==> flow/design.v <==
module sort_pipe #(
parameter DATA_WIDTH='d8
)(
input 				          clk,
input 				          rst_n,
input 					      client_val,
input [(8*DATA_WIDTH)-1:0]    client_data,
output reg                    client_rdy,
input 				          sort_rdy,
output reg                    sort_val,
output reg [8*DATA_WIDTH-1:0]   sort_data
);
reg [DATA_WIDTH-1 : 0] D0;
reg [DATA_WIDTH-1 : 0] D1;
reg [DATA_WIDTH-1 : 0] D2;
reg [DATA_WIDTH-1 : 0] D3;
reg [DATA_WIDTH-1 : 0] D4;
reg [DATA_WIDTH-1 : 0] D5;
reg [DATA_WIDTH-1 : 0] D6;
reg [DATA_WIDTH-1 : 0] D7;
reg [DATA_WIDTH-1:0] P0_C0_MAX;
reg [DATA_WIDTH-1:0] P0_C0_MIN;
reg [DATA_WIDTH-1:0] P0_C1_MIN;
reg [DATA_WIDTH-1:0] P0_C1_MAX;
reg [DATA_WIDTH-1:0] P0_C2_MAX;
reg [DATA_WIDTH-1:0] P0_C2_MIN;
reg [DATA_WIDTH-1:0] P0_C3_MIN;
reg [DATA_WIDTH-1:0] P0_C3_MAX;
reg [DATA_WIDTH-1:0] P1_C0_MAX;
reg [DATA_WIDTH-1:0] P1_C0_MIN;
reg [DATA_WIDTH-1:0] P1_C1_MIN;
reg [DATA_WIDTH-1:0] P1_C1_MAX;
reg [DATA_WIDTH-1:0] P1_C2_MAX;
reg [DATA_WIDTH-1:0] P1_C2_MIN;
reg [DATA_WIDTH-1:0] P1_C3_MIN;
reg [DATA_WIDTH-1:0] P1_C3_MAX;
reg [DATA_WIDTH-1:0] P2_C0_MIN;
reg [DATA_WIDTH-1:0] P2_C0_MAX;
reg [DATA_WIDTH-1:0] P2_C1_MIN;
reg [DATA_WIDTH-1:0] P2_C1_MAX;
reg [DATA_WIDTH-1:0] P3_C0_MIN;
reg [DATA_WIDTH-1:0] P3_C0_MAX;
reg [DATA_WIDTH-1:0] P3_C1_MIN;
reg [DATA_WIDTH-1:0] P3_C1_MAX;
reg [DATA_WIDTH-1:0] P3_C2_MIN;
reg [DATA_WIDTH-1:0] P3_C2_MAX;
reg [DATA_WIDTH-1:0] P3_C3_MIN;
reg [DATA_WIDTH-1:0] P3_C3_MAX;
reg [DATA_WIDTH-1:0] P4_C0_MIN;
reg [DATA_WIDTH-1:0] P4_C0_MAX;
reg [DATA_WIDTH-1:0] P4_C1_MAX;
reg [DATA_WIDTH-1:0] P4_C1_MIN;
reg [DATA_WIDTH-1:0] P4_C2_MIN;
reg [DATA_WIDTH-1:0] P4_C2_MAX;
reg [DATA_WIDTH-1:0] P4_C3_MAX;
reg [DATA_WIDTH-1:0] P4_C3_MIN;
reg [DATA_WIDTH-1:0] P5_C0_MIN;
reg [DATA_WIDTH-1:0] P5_C0_MAX;
reg [DATA_WIDTH-1:0] P5_C1_MAX;
reg [DATA_WIDTH-1:0] P5_C1_MIN;
reg [DATA_WIDTH-1:0] P5_C2_MIN;
reg [DATA_WIDTH-1:0] P5_C2_MAX;
reg [DATA_WIDTH-1:0] P5_C3_MAX;
reg [DATA_WIDTH-1:0] P5_C3_MIN;
reg [DATA_WIDTH-1:0] P2_C0_MIN_D;
reg [DATA_WIDTH-1:0] P2_C2_MIN_D;
reg [DATA_WIDTH-1:0] P2_C1_MAX_D;
reg [DATA_WIDTH-1:0] P2_C3_MAX_D;
reg [DATA_WIDTH-1:0] P4_C0_MIN_D;
reg [DATA_WIDTH-1:0] P4_C0_MAX_D;
reg [DATA_WIDTH-1:0] P4_C3_MIN_D;
reg [DATA_WIDTH-1:0] P4_C3_MAX_D;
reg [DATA_WIDTH-1:0] P5_C0_MIN_D;
reg [DATA_WIDTH-1:0] P5_C3_MAX_D;
reg [7:0] vld;
wire adv = ~vld[7] | sort_rdy;
always @(posedge clk or negedge rst_n) begin
if(~rst_n) D0 <= 'b0;
else if(adv) D0 <= client_data[DATA_WIDTH-1 : 0];
end
always @(posedge clk or negedge rst_n) begin
if(~rst_n) D1 <= 'b0;
else if(adv) D1 <=client_data[(2*DATA_WIDTH)-1 : DATA_WIDTH]; 
end
always @(posedge clk or negedge rst_n) begin
if(~rst_n) D2 <= 'b0;
else if(adv) D2 <=client_data[(3*DATA_WIDTH)-1 :(2*DATA_WIDTH)];
end 
always @(posedge clk or negedge rst_n) begin
if(~rst_n) D3 <= 'b0;
else if(adv) D3 <=client_data[(4*DATA_WIDTH)-1 :(3*DATA_WIDTH)];
end 
always @(posedge clk or negedge rst_n) begin
if(~rst_n) D4 <= 'b0;
else if(adv) D4 <=client_data[(5*DATA_WIDTH)-1 :(4*DATA_WIDTH)];
end 
always @(posedge clk or negedge rst_n) begin
if(~rst_n) D5 <= 'b0;
else if(adv) D5 <=client_data[(6*DATA_WIDTH)-1 :(5*DATA_WIDTH)];
end 
always @(posedge clk or negedge rst_n) begin
if(~rst_n) D6 <= 'b0;
else if(adv) D6 <=client_data[(7*DATA_WIDTH)-1 :(6*DATA_WIDTH)];
end 
always @(posedge clk or negedge rst_n) begin
if(~rst_n) D7 <= 'b0;
else if(adv) D7 <=client_data[(8*DATA_WIDTH)-1 :(7*DATA_WIDTH)]; 
end 
always @(posedge clk or negedge rst_n) begin
	if(~rst_n) P0_C0_MIN <= 'b0;
	else if (adv) if (D0 < D1) begin
		P0_C0_MIN <= D0;
	end
	else P0_C0_MIN <= D1;
end
always @(posedge clk or negedge rst_n) begin
	if(~rst_n) P0_C0_MAX <= 'b0;
	else if (adv) if (D0 > D1) begin
		P0_C0_MAX <= D0;
	end
	else P0_C0_MAX <= D1;
end
always @(posedge clk or negedge rst_n) begin
	if(~rst_n) P0_C1_MIN <= 'b0;
	else if (adv) if (D2 < D3) begin
		P0_C1_MIN <= D2;
	end
	else P0_C1_MIN <= D3;
end
always @(posedge clk or negedge rst_n) begin
	if(~rst_n) P0_C1_MAX <= 'b0;
	else if (adv) if (D2 > D3) begin
		P0_C1_MAX <= D2;
	end
	else P0_C1_MAX <= D3;
end
always @(posedge clk or negedge rst_n) begin
	if(~rst_n) P0_C2_MIN <= 'b0;
	else if (adv) if (D4 < D5) begin
		P0_C2_MIN <= D4;
	end
	else P0_C2_MIN <= D5;
end
always @(posedge clk or negedge rst_n) begin
	if(~rst_n) P0_C2_MAX <= 'b0;
	else if (adv) if (D4 > D5) begin
		P0_C2_MAX <= D4;
	end
	else P0_C2_MAX <= D5;
end
always @(posedge clk or negedge rst_n) begin
	if(~rst_n) P0_C3_MIN <= 'b0;
	else if (adv) if (D6 < D7) begin
		P0_C3_MIN <= D6;
	end
	else P0_C3_MIN <= D7;
end
always @(posedge clk or negedge rst_n) begin
	if(~rst_n) P0_C3_MAX <= 'b0;
	else if (adv) if (D6 > D7) begin
		P0_C3_MAX <= D6;
	end
	else P0_C3_MAX <= D7;
end
always @(posedge clk or negedge rst_n) begin
if(~rst_n) P1_C0_MIN <= 'b0;
	else if (adv) if (P0_C0_MIN < P0_C1_MIN) begin
		P1_C0_MIN <=P0_C0_MIN;
	end
	else P1_C0_MIN <= P0_C1_MIN;
end
always @(posedge clk or negedge rst_n) begin
if(~rst_n) P1_C0_MAX <= 'b0;
	else if (adv) if (P0_C0_MIN >P0_C1_MIN) begin
		P1_C0_MAX <=P0_C0_MIN;
	end
	else P1_C0_MAX <= P0_C1_MIN;
end
always @(posedge clk or negedge rst_n) begin
if(~rst_n) P1_C1_MIN <= 'b0;
	else if (adv) if (P0_C0_MAX < P0_C1_MAX) begin
		P1_C1_MIN <=P0_C0_MAX;
	end
	else P1_C1_MIN <= P0_C1_MAX;
end
always @(posedge clk or negedge rst_n) begin
if(~rst_n) P1_C1_MAX <= 'b0;
	else if (adv) if (P0_C0_MAX >P0_C1_MAX) begin
		P1_C1_MAX <=P0_C0_MAX;
	end
	else P1_C1_MAX <= P0_C1_MAX;
end
always @(posedge clk or negedge rst_n) begin
if(~rst_n) P1_C2_MIN <= 'b0;
	else if (adv) if (P0_C2_MIN < P0_C3_MIN) begin
		P1_C2_MIN <=P0_C2_MIN;
	end
	else P1_C2_MIN <= P0_C3_MIN;
end
always @(posedge clk or negedge rst_n) begin
if(~rst_n) P1_C2_MAX <= 'b0;
	else if (adv) if (P0_C2_MIN >P0_C3_MIN) begin
		P1_C2_MAX <=P0_C2_MIN;
end
	else P1_C2_MAX <= P0_C3_MIN;
end
always @(posedge clk or negedge rst_n) begin
if(~rst_n) P1_C3_MIN <= 'b0;
	else if (adv) if (P0_C2_MAX < P0_C3_MAX) begin
		P1_C3_MIN <=P0_C2_MAX;
	end
	else P1_C3_MIN <= P0_C3_MAX;
end
always @(posedge clk or negedge rst_n) begin
if(~rst_n) P1_C3_MAX <= 'b0;
	else if (adv) if (P0_C2_MAX >P0_C3_MAX) begin
		P1_C3_MAX <=P0_C2_MAX;
	end
	else P1_C3_MAX <= P0_C3_MAX;
end
always @(posedge clk or negedge rst_n) begin
if(~rst_n) P2_C0_MIN <= 'b0;
else if (adv) if(P1_C0_MAX<P1_C1_MIN)begin
       P2_C0_MIN<=P1_C0_MAX;
end
	 else P2_C0_MIN<=P1_C1_MIN;
	end
always @(posedge clk or negedge rst_n) begin  
if(~rst_n) P2_C0_MAX <= 'b0;
else if (adv) if(P1_C0_MAX>P1_C1_MIN) begin
     P2_C0_MAX<=P1_C0_MAX;
	 end
	 else P2_C0_MAX<=P1_C1_MIN;
	 end
always @(posedge clk or negedge rst_n) begin
if(~rst_n) P2_C1_MIN <= 'b0;
else if (adv) if(P1_C2_MAX<P1_C3_MIN)begin
     P2_C1_MIN<=P1_C2_MAX;
	 end
	 else P2_C1_MIN<=P1_C3_MIN;
	 end
always @(posedge clk or negedge rst_n) begin  
if(~rst_n) P2_C1_MAX <= 'b0;
else if (adv) if(P1_C2_MAX>P1_C3_MIN)begin
     P2_C1_MAX<=P1_C2_MAX;
	 end
	 else P2_C1_MAX<=P1_C3_MIN;
	 end
always @(posedge clk or negedge rst_n) begin
if(~rst_n) P3_C0_MIN <= 'b0;
else if (adv) if(P2_C0_MIN_D<P2_C2_MIN_D)begin
     P3_C0_MIN<=P2_C0_MIN_D;
	 end
	 else P3_C0_MIN<=P2_C2_MIN_D;
end
always @(posedge clk or negedge rst_n) begin
if(~rst_n) P3_C2_MIN <= 'b0;
else if (adv) if(P2_C0_MIN_D<P2_C2_MIN_D)begin
     P3_C2_MIN<=P2_C2_MIN_D;
	 end
	 else P3_C2_MIN<=P2_C0_MIN_D;
end
always @(posedge clk or negedge rst_n) begin
if(~rst_n) P3_C0_MAX <= 'b0;
else if (adv) if(P2_C0_MIN<P2_C1_MIN)begin
     P3_C0_MAX<=P2_C0_MIN;
	 end
	 else P3_C0_MAX<=P2_C1_MIN;
	 end
always @(posedge clk or negedge rst_n) begin
if(~rst_n) P3_C2_MAX <= 'b0;
else if (adv) if(P2_C0_MIN<P2_C1_MIN)begin
     P3_C2_MAX<=P2_C1_MIN;
	 end
	 else P3_C2_MAX<=P2_C0_MIN;
 end
 always @(posedge clk or negedge rst_n) begin
 if(~rst_n)P3_C1_MIN<='b0;
 else if (adv) if(P2_C0_MAX<P2_C1_MAX)begin
  P3_C1_MIN<=P2_C0_MAX;
  end
  else P3_C1_MIN<=P2_C1_MAX;
  end
   always @(posedge clk or negedge rst_n) begin
 if(~rst_n)P3_C3_MIN<='b0;
 else if (adv) if(P2_C0_MAX<P2_C1_MAX)begin
  P3_C3_MIN<=P2_C1_MAX;
  end
  else P3_C3_MIN<=P2_C0_MAX;
  end
  always @(posedge clk or negedge rst_n) begin
 if(~rst_n)P3_C1_MAX<='b0;
 else if (adv) if(P2_C1_MAX_D<P2_C3_MAX_D)begin
  P3_C1_MAX<=P2_C1_MAX_D;
  end
  else P3_C1_MAX<=P2_C3_MAX_D;
  end
   always @(posedge clk or negedge rst_n) begin
 if(~rst_n)P3_C3_MAX<='b0;
 else if (adv) if(P2_C1_MAX_D<P2_C3_MAX_D)begin
  P3_C3_MAX<=P2_C3_MAX_D;
  end
  else P3_C3_MAX<=P2_C1_MAX_D;
  end
always @(posedge clk or negedge rst_n) begin
  if(~rst_n)P4_C1_MIN<='b0;
  else if (adv) if(P3_C1_MIN>P3_C2_MIN)begin
  P4_C1_MIN<=P3_C2_MIN;
  end
  else P4_C1_MIN <=P3_C1_MIN;
  end
always @(posedge clk or negedge rst_n) begin
  if(~rst_n)P4_C2_MIN<='b0;
  else if (adv) if(P3_C1_MIN>P3_C2_MIN)begin
  P4_C2_MIN<=P3_C1_MIN;
  end
  else P4_C2_MIN <=P3_C2_MIN;
  end 
always @(posedge clk or negedge rst_n) begin
   if(~rst_n) P4_C1_MAX<='b0;
   else if (adv) if(P3_C1_MAX<P3_C2_MAX)begin
   P4_C1_MAX<=P3_C1_MAX;
   end
   else  P4_C1_MAX<=P3_C2_MAX;
   end
always @(posedge clk or negedge rst_n) begin
   if(~rst_n)P4_C2_MAX<='b0;
   else if (adv) if(P3_C1_MAX<P3_C2_MAX)begin
   P4_C2_MAX<=P3_C2_MAX;
   end
   else P4_C2_MAX<=P3_C1_MAX;
   end
always @(posedge clk or negedge rst_n) begin
   if(~rst_n)P5_C0_MAX<='b0;
   else if (adv) if(P4_C0_MAX_D>P4_C1_MIN)begin
   P5_C0_MAX<=P4_C1_MIN;
   end
   else P5_C0_MAX<=P4_C0_MAX_D;
   end
always @(posedge clk or negedge rst_n) begin
   if(~rst_n)P5_C1_MIN<='b0;
   else if (adv) if(P4_C0_MAX_D>P4_C1_MIN)begin
   P5_C1_MIN<=P4_C0_MAX_D;
   end
   else  P5_C1_MIN<=P4_C1_MIN;
end
always @(posedge clk or negedge rst_n) begin
   if(~rst_n)P5_C1_MAX<='b0;
   else if (adv) if(P4_C1_MAX>P4_C2_MIN)begin
   P5_C1_MAX<=P4_C2_MIN;
   end
   else  P5_C1_MAX<=P4_C1_MAX;
end
always @(posedge clk or negedge rst_n) begin
   if(~rst_n)P5_C2_MIN<='b0;
   else if (adv) if(P4_C1_MAX>P4_C2_MIN)begin
   P5_C2_MIN<=P4_C1_MAX;
   end
   else P5_C2_MIN<=P4_C2_MIN;
   end
always @(posedge clk or negedge rst_n) begin
   if(~rst_n)P5_C2_MAX<='b0;
   else if (adv) if(P4_C2_MAX>P4_C3_MIN_D)begin
   	P5_C2_MAX<=P4_C3_MIN_D;
   end
   else  P5_C2_MAX<=P4_C2_MAX;
end
always @(posedge clk or negedge rst_n) begin
   if(~rst_n)P5_C3_MIN<='b0;
   else if (adv) if(P4_C2_MAX>P4_C3_MIN_D)begin
   P5_C3_MIN<=P4_C2_MAX;
   end
   else P5_C3_MIN<=P4_C3_MIN_D;
   end
always @(posedge clk or negedge rst_n) begin
   if(~rst_n) begin
      P2_C0_MIN_D <= 'b0; P2_C2_MIN_D <= 'b0; P2_C1_MAX_D <= 'b0; P2_C3_MAX_D <= 'b0;
      P4_C0_MIN_D <= 'b0; P4_C0_MAX_D <= 'b0; P4_C3_MIN_D <= 'b0; P4_C3_MAX_D <= 'b0;
      P5_C0_MIN_D <= 'b0; P5_C3_MAX_D <= 'b0;
   end
   else if (adv) begin
      P2_C0_MIN_D <= P1_C0_MIN; P2_C2_MIN_D <= P1_C2_MIN; P2_C1_MAX_D <= P1_C1_MAX; P2_C3_MAX_D <= P1_C3_MAX;
      P4_C0_MIN_D <= P3_C0_MIN; P4_C0_MAX_D <= P3_C0_MAX; P4_C3_MIN_D <= P3_C3_MIN; P4_C3_MAX_D <= P3_C3_MAX;
      P5_C0_MIN_D <= P4_C0_MIN_D; P5_C3_MAX_D <= P4_C3_MAX_D;
   end
end
always @(posedge clk or negedge rst_n) begin
   if(~rst_n) vld <= 'b0;
   else if (adv) vld <= {vld[6:0], client_val};
end
always @(posedge clk or negedge rst_n) begin
   if(~rst_n) sort_data <= 64'b0;
   else if (adv)
     sort_data <= {P5_C0_MIN_D,P5_C0_MAX,P5_C1_MIN,P5_C1_MAX,P5_C2_MIN,P5_C2_MAX,P5_C3_MIN,P5_C3_MAX_D};
end
always @(*) begin
   sort_val   = vld[7];
   client_rdy = adv;
end
endmodule
Reports on sort_pipe
Tool output for the design above, in the order of the flow.
Line numbers count from 1 in the design file above.
Operators carry their Yosys type and port widths (W data, S select, Z words).
Cell names lack the library's common part.
A cell with n/a has no value.
Inputs
  top module: sort_pipe
  clock: clk
  library: sky130hd
  corner: tt_025C_1v80

Elaborated design
Source: Yosys, flattened and elaborated, memories not mapped. Widths are those after wreduce; folded enables and synchronous resets count as part of the registers. Registers that Yosys merges into a memory's read port (data or address) are not register bits. Print and check cells do not count. Equal cells are merged and count once.
Storage and ports
  register bits: 520
  bits of input ports: 68
  output and inout port bits: 66
  word-level cells: 127
Operators by class
  order comparisons: 29
  muxes and demuxes: 38
  bitwise logic cells: 2
Operators with widths (count)
  $mux W8: 38
  $lt A8 B8 Y1: 15
  $gt A8 B8 Y1: 14
  $or A1 B1 Y1: 1
  $not A1 Y1: 1

Logic depth
Depth = most cells in a row (Yosys ltp): at word level without a register or memory, in the mapped netlist without a sequential cell, where the memories' decode and read muxes count.
Depth
  word-level depth: 2
  ABC_AREA: 0
  gate-level depth with buffers: 8
  depth with buffers taken out: 7

After synthesis
Yosys stat after the flow's synthesis: flattened, memories mapped to cells. It holds for the ABC_AREA given above (unset counts as 0); a run with the other value may have another netlist.
Synthesis totals
  mapped cells: 3221
  cell area after synthesis: 28244.6 um^2
  area of sequential cells: 13012.5 um^2
  flip-flop cells: 520
Cells by type
  dfrtp_1: count 520, area in all 1.3E+04 um^2
  nand2_1: count 604, area in all 2.27E+03 um^2
  ha_1: count 147, area in all 1.84E+03 um^2
  nand3_1: count 347, area in all 1.74E+03 um^2
  o21ai_0: count 248, area in all 1241.19 um^2
  o211ai_1: count 123, area in all 923.386 um^2
  a31oi_1: count 144, area in all 900.864 um^2
  nor2_1: count 191, area in all 716.938 um^2
  a22oi_1: count 80, area in all 600.576 um^2
  nand4_1: count 94, area in all 588.064 um^2
  inv_1: count 147, area in all 551.779 um^2
  buf_2: count 96, area in all 480.461 um^2
  nor2b_1: count 57, area in all 356.592 um^2
  a21oi_1: count 62, area in all 310.298 um^2
  and2_1: count 45, area in all 281.52 um^2
  o21ai_1: count 49, area in all 245.235 um^2
  clkbuf_1: count 57, area in all 213.955 um^2
  a211oi_4: count 9, area in all 180.173 um^2
Other cell types: 20; their cells: 201.

Timing after synthesis
OpenSTA on the mapped netlist: ideal clock, no wires. The path of least setup slack (recovery checks aside). Input and output delay are each 20% of the period. Register names are those of the netlist, which keeps one name where synthesis merged equal registers.
Timing after synthesis
  path kind: input port to output port
  start: input sort_rdy
  end: output client_rdy
  period: 3.0 ns
  time at the first pin: 0.600 ns
  data arrival time: 1.296 ns
  data required time: 2.400 ns
  slack: 1.104 ns
  delay of the path: 0.696 ns
  stages on the path: 5
  path buffers: 3
  synthesis period reached: 1.896 ns
"delay of the path" = arrival - input delay + setup time.
A path that ends at an output port has no setup time.
"stages on the path" counts driving pins, that of a launching flip-flop among them; a cell with two outputs on the path counts twice.
"synthesis period reached" is the clock period less the worst setup slack; recovery checks do not enter. This is arithmetic on one report: input and output delays are still those of the set period (20% each).
The rows between start and end are the longest chain of elaborated cells between them; the timing report does not say that the signal goes this way. Where chains are equally long, one stands for them.
A line is the first line of the expression or statement that the cell stems from. Yosys adds cells for indexed reads and writes and turns some case tables into memories.
Between the ends, after synthesis
  cells stage by stage: nor2b_2 > inv_2 > buf_4 > buf_2 > buf_2
  cells in the longest elaborated chain: 1
  elaborated cells on any way between the ends: 1
  RTL lines with such cells: 1
Ends and longest elaborated chain, after synthesis
  from (decl): RTL line 9  | input sort_rdy,
  $or A1 B1 Y1: RTL line 76  | wire adv = ~vld[7] | sort_rdy;
  to (decl): RTL line 8  | output reg                    client_rdy,

Path in the finished layout
Path of least setup slack in the final report of job 1 (OpenROAD, finished layout, wires in). Where an end is a register, its clock arrival counts in the times.
Timing post-layout
  path kind: flip-flop to flip-flop
  start: register P4_C1_MIN[3]
  end: register P5_C1_MIN[5]
  period: 2.53 ns
  setup time: 0.09 ns
  time at the first pin: 0.61 ns
  data arrival time: 2.71 ns
  data required time: 3.05 ns
  slack: 0.34 ns
  stages on the path: 7
  path buffers: 0
The rows between start and end are the longest chain of elaborated cells between them; the timing report does not say that the signal goes this way. Where chains are equally long, one stands for them.
At most two assigning lines are given for a register; there are more.
Between the ends, post-layout
  cells stage by stage: dfrtp_1 > inv_1 > ha_1 > nand4_1 > o21ai_2 > nand3_1 > a31oi_1
  cells in the longest elaborated chain: 2
  elaborated cells on any way between the ends: 2
Ends and longest elaborated chain, post-layout
  from (decl): RTL line 52  | reg [DATA_WIDTH-1:0] P4_C1_MIN;
  from (assign): RTL line 306  | if(~rst_n)P4_C1_MIN<='b0;
  from (assign): RTL line 308  | P4_C1_MIN<=P3_C2_MIN;
  $gt A8 B8 Y1: RTL line 342  | else if (adv) if(P4_C0_MAX_D>P4_C1_MIN)begin
  $mux W8: RTL line 342
  to (assign): RTL line 341  | if(~rst_n)P5_C1_MIN<='b0;
  to (assign): RTL line 343  | P5_C1_MIN<=P4_C0_MAX_D;
  to (decl): RTL line 60  | reg [DATA_WIDTH-1:0] P5_C1_MIN;

FLOW RESULTS
============

Below are 4 stored runs of the flow (Yosys, OpenROAD; platform sky130hd) on sort_pipe, each with its settings and what was measured, unordered. Constraints: input delay and output delay 20% of the set period each, output load 0.01 pF.
"clock period achieved": clock period set for the run, less the worst setup slack. It is reckoned from that one timing run; input and output delays stay at 20% of the period that was set.
By "total design power" is meant OpenSTA's value without simulated activity: inputs other than the clock are taken to toggle once in ten clock periods, and the tool carries that through the logic.

==> job 1: settings <==
{ "ABC_AREA": 0, "CELL_PAD_IN_SITES_GLOBAL_PLACEMENT": 0, "CORE_UTILIZATION": 57, "CTS_CLUSTER_SIZE": 69, "GPL_TIMING_DRIVEN": 1, "MAX_ROUTING_LAYER": "met5", "PLACE_DENSITY_LB_ADDON": 0.29, "SETUP_SLACK_MARGIN": -0.12, "period_ns": 2.53, "CAP_MARGIN": 20, "CORE_MARGIN": 2, "SLEW_MARGIN": 20 }
==> job 1: results <==
setup slack of the critical path: 0.337 ns
final design utilization: 66.1%
final setup TNS: 0.000 ns
total design power: 50.188 mW
die footprint: 51347.6 um^2
mapped cell area after synthesis: 28244.6 um^2
clock period achieved: 2.193 ns

==> job 2: settings <==
{ "ABC_AREA": 1, "CELL_PAD_IN_SITES_DETAIL_PLACEMENT": 1, "CELL_PAD_IN_SITES_GLOBAL_PLACEMENT": 3, "CORE_ASPECT_RATIO": 1.2, "CORE_MARGIN": 3, "CORE_UTILIZATION": 58, "CTS_CLUSTER_DIAMETER": 329, "GPL_TIMING_DRIVEN": 0, "MAX_ROUTING_LAYER": "met4", "MIN_ROUTING_LAYER": "met2", "PLACE_DENSITY_LB_ADDON": 0.23, "SETUP_SLACK_MARGIN": 0.19, "period_ns": 1.78, "CAP_MARGIN": 20, "SLEW_MARGIN": 20 }
==> job 2: results <==
no final report: placement broke off with FLW-0024

==> job 3: settings <==
{ "CORE_UTILIZATION": 40, "PLACE_DENSITY": 0.6, "period_ns": 2.21, "CAP_MARGIN": 20, "CORE_MARGIN": 2, "SLEW_MARGIN": 20 }
==> job 3: results <==
setup slack of the critical path: 0.109 ns
final design utilization: 48.5%
final setup TNS: 0.000 ns
total design power: 59.984 mW
die footprint: 72754.3 um^2
mapped cell area after synthesis: 28244.6 um^2
clock period achieved: 2.101 ns

==> job 4: settings <==
{ "CELL_PAD_IN_SITES_GLOBAL_PLACEMENT": 3, "CORE_MARGIN": 3, "CORE_UTILIZATION": 40, "MAX_ROUTING_LAYER": "met4", "MIN_ROUTING_LAYER": "met2", "PLACE_DENSITY": 0.6, "SETUP_SLACK_MARGIN": 0.19, "period_ns": 3.0, "CAP_MARGIN": 20, "SLEW_MARGIN": 20 }
==> job 4: results <==
setup slack of the critical path: 0.452 ns
final design utilization: 46.6%
final setup TNS: 0.000 ns
total design power: 43.102 mW
die footprint: 73837.2 um^2
mapped cell area after synthesis: 28244.6 um^2
clock period achieved: 2.548 ns
